==> flow/design.v <==
`timescale 1ns / 1ps
module OV7670_MemController (
    input  logic        clk,
    input  logic        reset,
    input  logic        href,
    input  logic        vsync,
    input  logic [ 7:0] ov7670_data,
    output logic        we,
    output logic [16:0] wAddr,
    output logic [15:0] wData,
    output logic        camera_dp_en,
    output logic        v_finish_camera,
    output logic [ 9:0] x_pixel_camera,
    output logic [ 9:0] y_pixel_camera
);
    logic [15:0] pixel_data;
    logic [ 9:0] h_counter;   
    logic [ 9:0] v_counter;   
    assign wAddr = v_counter * 320 + h_counter[9:1];
    assign wData = pixel_data;
    assign x_pixel_camera = h_counter / 2;
    assign y_pixel_camera = v_counter;
    assign camera_dp_en = ((x_pixel_camera < 320) && (y_pixel_camera < 240));
    always_ff @(posedge clk, posedge reset) begin
        if (reset) begin
            h_counter  <= 0;
            pixel_data <= 0;
            we         <= 1'b0;
        end else begin
            if (href) begin
                h_counter <= h_counter + 1;
                if (h_counter[0] == 0) begin
                    pixel_data[15:8] <= ov7670_data;
                    we               <= 1'b0;
                end else begin
                    pixel_data[7:0] <= ov7670_data;
                    we              <= 1'b1;
                end
            end else begin
                h_counter <= 0;
                we        <= 1'b0;
            end
        end
    end
    always_ff @(posedge clk, posedge reset) begin
        if (reset) begin
            v_counter <= 0;
        end else begin
            if (vsync) begin
                v_counter <= 0;
            end else begin
                if (h_counter == (320 * 2 - 1)) begin
                    v_counter <= v_counter + 1;
                end
            end
        end
    end
    logic v_sync_flag;
    always_ff @(posedge clk or posedge reset) begin
        if (reset) begin
            v_sync_flag <= 0;
            v_finish_camera <= 0;
        end else if (vsync) begin
            if (!v_sync_flag) begin
                v_sync_flag <= 1;
                v_finish_camera <= 1;
            end else begin
                v_finish_camera <= 0;
            end
        end else begin
            v_sync_flag <= 0;
            v_finish_camera <= 0;
        end
    end
endmodule
module negedge_detect (
    input  logic clk,
    input  logic reset,
    input  logic x,
    output logic o_tick
);
    logic tmp_reg;
    always_ff @(posedge clk or posedge reset) begin
        if (reset) begin
            tmp_reg <= 0;
        end else begin
            tmp_reg <= x;
        end
    end
    assign o_tick = (~x) & tmp_reg;
endmodule
`timescale 1ns / 1ps
module rgb_to_hsv (
    input  logic [4:0] r_data,
    input  logic [5:0] g_data,
    input  logic [4:0] b_data,
    output logic [1:0] r_g_decision,     
    output logic [7:0] s_data,
    output logic [7:0] v_data
);
    localparam GREEN_R_MAX_THRESHOLD = 120;
    localparam GREEN_G_MIN_THRESHOLD = 180;
    localparam GREEN_B_MAX_THRESHOLD = 120;
    localparam RED_R_MIN_THRESHOLD = 190;
    localparam RED_G_MAX_THRESHOLD = 100;
    localparam RED_B_MAX_THRESHOLD = 100;
    logic [7:0] r_8b;
    logic [7:0] g_8b;
    logic [7:0] b_8b;
    logic [7:0] max_val;
    logic [7:0] min_val;
    assign r_8b = {r_data, r_data[4:2]};
    assign g_8b = {g_data, g_data[5:4]};
    assign b_8b = {b_data, b_data[4:2]};
    always_comb begin
        if ((g_8b >= GREEN_G_MIN_THRESHOLD) && (r_8b <= GREEN_R_MAX_THRESHOLD) && (b_8b <= GREEN_B_MAX_THRESHOLD)) begin
            r_g_decision = 1;
        end
        else if ((r_8b >= RED_R_MIN_THRESHOLD) && (g_8b <= RED_G_MAX_THRESHOLD) && (b_8b <= RED_B_MAX_THRESHOLD)) begin
            r_g_decision = 0;
        end else begin
            r_g_decision = 2;
        end
    end
    find_max_val U_MAX_VAL (
        .x1 (r_8b),
        .x2 (g_8b),
        .x3 (b_8b),
        .max(max_val)
    );
    find_min_val U_MIN_VAL (
        .x1 (r_8b),
        .x2 (g_8b),
        .x3 (b_8b),
        .min(min_val)
    );
    assign v_data = max_val;
    always_comb begin
        if (!max_val) begin
            s_data = 0;
        end else begin
            s_data = ((max_val - min_val) * 255) / max_val;
        end
    end
endmodule
module find_max_val (
    input  logic [7:0] x1,
    input  logic [7:0] x2,
    input  logic [7:0] x3,
    output logic [7:0] max
);
    logic [7:0] temp_max;
    assign temp_max = (x1 > x2) ? x1 : x2;
    assign max = (temp_max > x3) ? temp_max : x3;
endmodule
module find_min_val (
    input  logic [7:0] x1,
    input  logic [7:0] x2,
    input  logic [7:0] x3,
    output logic [7:0] min
);
    logic [7:0] temp_min;
    assign temp_min = (x1 < x2) ? x1 : x2;
    assign min = (temp_min < x3) ? temp_min : x3;
endmodule
`timescale 1ns / 1ps
module Label_Gen (
    input  logic [7:0] s_data,
    input  logic [7:0] v_data,
    input  logic [1:0] r_g_decision,
    output logic [2:0] label_data
);
    localparam ROAD = 0;
    localparam WALK_ROAD = 1;
    localparam BACKGROUND = 2;
    localparam CAR = 3;
    localparam HUMAN = 4;
    localparam ROAD_V_THRESHOLD = 38;
    localparam ROAD_S_THRESHOLD = 77;
    localparam WALK_V_THRESHOLD = 179;
    localparam WALK_S_THRESHOLD = 51;
    always_comb begin
        if (r_g_decision == 0) begin
            label_data = CAR;
        end 
        else if (r_g_decision == 1) begin
            label_data = HUMAN;
        end 
        else if ((v_data >= WALK_V_THRESHOLD) && (s_data <= WALK_S_THRESHOLD)) begin
            label_data = WALK_ROAD;
        end
        else if((v_data <= ROAD_V_THRESHOLD) && (s_data <= ROAD_S_THRESHOLD)) begin
            label_data = ROAD;
        end 
        else begin
            label_data = BACKGROUND;
        end
    end
endmodule
`timescale 1ns / 1ps
module cam_pixel_labeler (
    input  logic        clk,
    input  logic        reset,
    input  logic        href,
    input  logic        vsync,
    input  logic [ 7:0] ov7670_data,
    output logic        we,
    output logic [16:0] wAddr,
    output logic [ 2:0] label_data,
    output logic        camera_dp_en,
    output logic        v_finish_camera,
    output logic [ 9:0] x_pixel_camera,
    output logic [ 9:0] y_pixel_camera
);
    logic [15:0] ov7670_wData;
    logic [ 1:0] r_g_decision;
    logic [ 7:0] s_data;
    logic [ 7:0] v_data;
    OV7670_MemController U_OV7670_MemController (
        .clk            (clk),
        .reset          (reset),
        .href           (href),
        .vsync          (vsync),
        .ov7670_data    (ov7670_data),
        .we             (we),
        .wAddr          (wAddr),
        .wData          (ov7670_wData),
        .camera_dp_en   (camera_dp_en),
        .v_finish_camera(v_finish_camera),
        .x_pixel_camera (x_pixel_camera),
        .y_pixel_camera (y_pixel_camera)
    );
    rgb_to_hsv U_rgb_to_hsv (
        .r_data      (ov7670_wData[15:11]),
        .g_data      (ov7670_wData[10:5]),
        .b_data      (ov7670_wData[4:0]),
        .s_data      (s_data),
        .v_data      (v_data),
        .r_g_decision(r_g_decision)
    );
    Label_Gen U_Label_Gen (
        .r_g_decision(r_g_decision),
        .s_data      (s_data),
        .v_data      (v_data),
        .label_data  (label_data)
    );
endmodule
* Tool chain data of cam_pixel_labeler *
What the tools print for cam_pixel_labeler, step after step.
Lines are those of the file above, counted from 1.
Cell names lack the library's common part.
A cell with - has no value.

set-up
  top module = cam_pixel_labeler
  clock input = clk
  library = sky130hd
  library corner = tt_025C_1v80

* Word level *
Source: Yosys, flattened and elaborated, memories not mapped. Widths are those after wreduce. Registers that Yosys merges into a memory's read port (data or address) are not register bits. Print and check cells do not count. Equal cells are merged and count once.

storage and ports
  bits of input ports = 12
  word-level cells = 64
  output and inout bits = 43
  register bits after elaboration = 39

operators by class
  multiplexer cells = 19
  reductions and logical operators = 12
  multiply operators = 2
  equal/unequal tests = 2
  div/mod/pow operators = 1
  add/sub/neg operators = 4
  magnitude comparators = 16
  bitwise operators = 1

operator list
  cell                                                                       number
  32-bit by 8-bit divider with 32-bit output                                 1
  32-bit by 8-bit multiplier with 32-bit output with constant B              1
  8-bit by 7-bit less-or-equal comparator with 1-bit output with constant B  5
  8-bit 2-to-1 mux                                                           5
  10-bit by 3-bit multiplier with 11-bit output with constant B              1
  10-bit 2-to-1 mux                                                          3
  8-bit greater-or-equal comparator with constant B                          3
  10-bit by 1-bit adder with 10-bit output with constant B                   2
  17-bit by 9-bit adder with 17-bit output                                   1
  8-bit by 6-bit less-or-equal comparator with 1-bit output with constant B  2
  8-bit greater-than comparator                                              2
  8-bit less-than comparator                                                 2
  10-bit equality test with constant B                                       1
  10-bit by 8-bit less-than comparator with 1-bit output with constant B     1
  8-bit by 8-bit subtractor with 9-bit output                                1
  9-bit less-than comparator with constant B                                 1
  3-bit 2-to-1 mux                                                           3
  8-bit zero test                                                            1
  1-bit logical AND                                                          7
  2-bit 2-to-1 mux                                                           3
  1-bit 2-to-1 mux                                                           5
  2-bit AND reduction                                                        2
  2-bit by 1-bit equality test with 1-bit output with constant B             1
  2-bit zero test                                                            1
  2-bit nonzero test                                                         1
  1-bit NOT                                                                  1

* Depth *
Longest topological path by Yosys (ltp), each cell counted once; first at word level (registers and memories cut), then after technology mapping (sequential cells cut; the memories' decode and read muxes count).

depth
  word-level depth = 14
  ABC_AREA = 0
  depth in mapped cells = 478

* Mapped cells and area *
The flow's flattened synthesis, as Yosys stat reports it; memories are mapped. The netlist is that of the ABC_AREA named above (0 if unset); the other value can give another one.
The area totals of this step are shown rounded.

cells by type
  cell type  number  area in all (sq um)
  ha_1       301     3.77E+03
  o21a_1     154     1.16E+03
  xnor2_1    130     1.14E+03
  a21oi_1    207     1.04E+03
  nand2_1    277     1.04E+03
  dfrtp_1    39      975.936
  nor2_1     248     930.893
  nor3_1     183     915.878
  xor2_1     72      630.605
  fa_1       31      620.595
  o21ai_0    114     570.547
  o31ai_1    75      563.04
  inv_1      149     559.286
  mux2_2     48      540.518
  mux2i_1    47      470.451
  nand3_1    81      405.389
  a21o_1     48      360.346
  nand4_1    45      281.52

Not listed: further types 156, cells in them 936.

synthesis totals
  cell count = 3185
  buffers = 96
  flip-flops = 39
  cell area after synthesis = 0.024 sq mm

The figures by module come from a second, unflattened synthesis with its own total; it is not the netlist above.

unflattened totals
  cells (unflattened synthesis) = 3569
  area total of the unflattened synthesis = 0.0255 sq mm

Each row is one instance without its submodules.

modules
  module                area (sq mm)  times used  cells
  rgb_to_hsv            0.0218        1           3173
  OV7670_MemController  0.00234       1           213
  find_max_val          0.000688      1           98
  find_min_val          0.000571      1           71
  Label_Gen             0.0000938     1           14
  cam_pixel_labeler     0             1           0

* Worst setup path after synthesis *
OpenSTA on the mapped netlist: ideal clock, no wires. The path of least setup slack (recovery checks aside). Input and output delay are each 20% of the period. Register names are those of the netlist, which keeps one name where synthesis merged equal registers.

timing path post-synthesis
  kind = flip-flop to output port
  start point = register U_OV7670_MemController.pixel_data[6]
  end point = output port label_data[1]
  path buffers = 33
  output delay = 30.000 ns
  setup slack = 32.627 ns
  period = 150.0 ns
  stages on the path = 457
  path delay = 87.373 ns
  launch time at the first pin = 0.000 ns
  data arrival time = 87.373 ns
  synthesis period reached = 117.373 ns

"path delay" = arrival - input delay + setup time.
At an output port there is no setup time.
"stages on the path": output pins that drive a net of the path, with the launching flip-flop's if there is one; two outputs of one cell count as two.
"synthesis period reached" is the clock period less the worst setup slack; recovery checks do not enter. This is arithmetic on one report: input and output delays are still those of the set period (20% each).
Between the ends stands the longest chain of elaborated cells between them, by number of cells; it is not shown to be the way that was timed. Of several equally long chains one is given.
A line is the first line of the expression or statement that the cell stems from. Yosys adds cells for indexed reads and writes and turns some case tables into memories.

between the ends, post-synthesis
  cells stage by stage = dfrtp_1 inv_1 ha_1 and4_1 nand2b_1 a21o_1 buf_4 a21o_1 and2_1 ha_1 nand2_1 nor3_1 a31oi_4 and2_4 buf_12 a21oi_1 inv_1 ha_1 [421 not listed] and3_2 buf_4 nand2_1 o31ai_1 ha_1 o21a_1 o21ai_0 nand2b_1 a21o_1 a21o_1 a21o_1 a21oi_1 nand2_1 nor4_1 nand4_1 nor2_1 o211ai_4 a21o_1
  cells in the longest elaborated chain = 14

RTL lines, path post-synthesis
  element                                                    RTL line  RTL
  start: declaration                                         16        logic [15:0] pixel_data;
  start: assignment                                          27        pixel_data <= 0;
  start: assignment                                          36        pixel_data[7:0] <= ov7670_data;
  8-bit greater-than comparator                              153       assign temp_max = (x1 > x2) ? x1 : x2;
  8-bit 2-to-1 mux                                           153
  8-bit greater-than comparator                              154       assign max = (temp_max > x3) ? temp_max : x3;
  8-bit 2-to-1 mux                                           154
  8-bit by 8-bit subtractor with 9-bit output                142       s_data = ((max_val - min_val) * 255) / max_val;
  32-bit by 8-bit multiplier with 32-bit output              142
  32-bit by 8-bit divider with 32-bit output                 142
  8-bit 2-to-1 mux                                           139       if (!max_val) begin
  8-bit by 7-bit less-or-equal comparator with 1-bit output  192       else if((v_data <= ROAD_V_THRESHOLD) && (s_data <= ROAD_S_THRESHOLD)) begin
  1-bit logical AND                                          192
  2-bit 2-to-1 mux                                           192
  3-bit 2-to-1 mux                                           189       else if ((v_data >= WALK_V_THRESHOLD) && (s_data <= WALK_S_THRESHOLD)) begin
  3-bit 2-to-1 mux                                           186       else if (r_g_decision == 1) begin
  3-bit 2-to-1 mux                                           183       if (r_g_decision == 0) begin
  end: declaration                                           209       output logic [ 2:0] label_data,

* Worst path after layout *
Path of least setup slack in the final report of flow run 2 (OpenROAD, finished layout, wires in). Where an end is a register, its clock arrival counts in the times.

timing path after layout
  kind = flip-flop to output port
  start point = register U_OV7670_MemController.pixel_data[6]
  end point = output port label_data[1]
  setup slack = 12.03 ns
  period = 131.0 ns
  stages on the path = 439
  path buffers = 11
  launch time at the first pin = 0.28 ns
  output delay = 26.20 ns
  data arrival time = 92.77 ns

Between the ends stands the longest chain of elaborated cells between them, by number of cells; it is not shown to be the way that was timed. Of several equally long chains one is given.

between the ends, after layout
  cells stage by stage = dfrtp_1 inv_1 ha_1 and4_1 nand2b_1 a21o_1 a21o_1 and2_1 ha_1 nand2_1 nor3_1 a31oi_4 and2_4 a21oi_2 inv_1 clkbuf_8 ha_1 fa_1 [403 not listed] and3_2 nand2_1 o31ai_1 ha_1 o21a_1 o21ai_0 nand2b_1 a21o_1 a21o_1 a21o_1 a21oi_1 nand2_1 nor4_1 nand4_1 nor2_1 o211ai_4 a21o_1 clkdlybuf4s50_1
  cells in the longest elaborated chain = 14

RTL lines, path after layout
  element                                                    RTL line  RTL
  start: declaration                                         16        logic [15:0] pixel_data;
  start: assignment                                          27        pixel_data <= 0;
  start: assignment                                          36        pixel_data[7:0] <= ov7670_data;
  8-bit greater-than comparator                              153       assign temp_max = (x1 > x2) ? x1 : x2;
  8-bit 2-to-1 mux                                           153
  8-bit greater-than comparator                              154       assign max = (temp_max > x3) ? temp_max : x3;
  8-bit 2-to-1 mux                                           154
  8-bit by 8-bit subtractor with 9-bit output                142       s_data = ((max_val - min_val) * 255) / max_val;
  32-bit by 8-bit multiplier with 32-bit output              142
  32-bit by 8-bit divider with 32-bit output                 142
  8-bit 2-to-1 mux                                           139       if (!max_val) begin
  8-bit by 7-bit less-or-equal comparator with 1-bit output  192       else if((v_data <= ROAD_V_THRESHOLD) && (s_data <= ROAD_S_THRESHOLD)) begin
  1-bit logical AND                                          192
  2-bit 2-to-1 mux                                           192
  3-bit 2-to-1 mux                                           189       else if ((v_data >= WALK_V_THRESHOLD) && (s_data <= WALK_S_THRESHOLD)) begin
  3-bit 2-to-1 mux                                           186       else if (r_g_decision == 1) begin
  3-bit 2-to-1 mux                                           183       if (r_g_decision == 0) begin
  end: declaration                                           209       output logic [ 2:0] label_data,

Below are 4 stored runs of the flow (Yosys, OpenROAD; platform sky130hd) on cam_pixel_labeler, each with its settings and what was measured, unordered. Constraints: input delay and output delay 20% of the set period each, output load 0.01 pF.
"achieved period" = clock period - worst setup slack. The figure is calculated, with input and output delays left at 20% of the set period.
"worst setup path time" means the part of the period allowed to the worst setup path (the constraints hold back 20% at inputs and 20% at outputs) less its slack; where the path has registers, the arrival times of their clocks count too.
The measured numbers are rounded.
Settings: . = not set for that run.
Among the results, . means that no value is shown for the run.

item                                      flow run 1  flow run 2                flow run 3  flow run 4
CAP_MARGIN                                15          20                        15          20
CELL_PAD_IN_SITES_DETAIL_PLACEMENT        1           .                         1           .
CORE_ASPECT_RATIO                         0.52        .                         0.52        .
CORE_MARGIN                               2           2                         2           2
CORE_UTILIZATION                          48          40                        48          40
CTS_CLUSTER_DIAMETER                      257         .                         .           .
CTS_CLUSTER_SIZE                          79          .                         55          .
GPL_TIMING_DRIVEN                         1           .                         1           .
MIN_ROUTING_LAYER                         met2        .                         met2        .
PLACE_DENSITY                             0.77        .                         0.77        .
SETUP_SLACK_MARGIN                        1.7         5.0                       1.7         .
SLEW_MARGIN                               40          20                        40          20
TNS_END_PERCENT                           95          .                         95          .
period_ns                                 97.1        131.0                     97.1        131.0
worst setup path time (ns)                .           92.77                     .           96.59
worst path kind                           .           flip-flop to output port  .           flip-flop to output port
standard-cell area after layout (sq mm)   .           0.0256                    .           0.0252
setup slack of the worst path (ns)        .           12.0                      .           8.21
worst hold slack after layout (ns)        .           0.402                     .           0.402
achieved period (ns)                      .           118.967                   .           122.790
mapped cell area after synthesis (sq mm)  .           0.024                     .           0.024
die size (sq mm)                          .           0.0619                    .           0.0619
total negative slack (ns)                 .           0.000                     .           0.000
utilization in the final report           .           0.434                     .           0.427

Flow run 1: stopped before the end: routing reported GRT-0116
Flow run 3: stopped before the end: routing reported GRT-0116
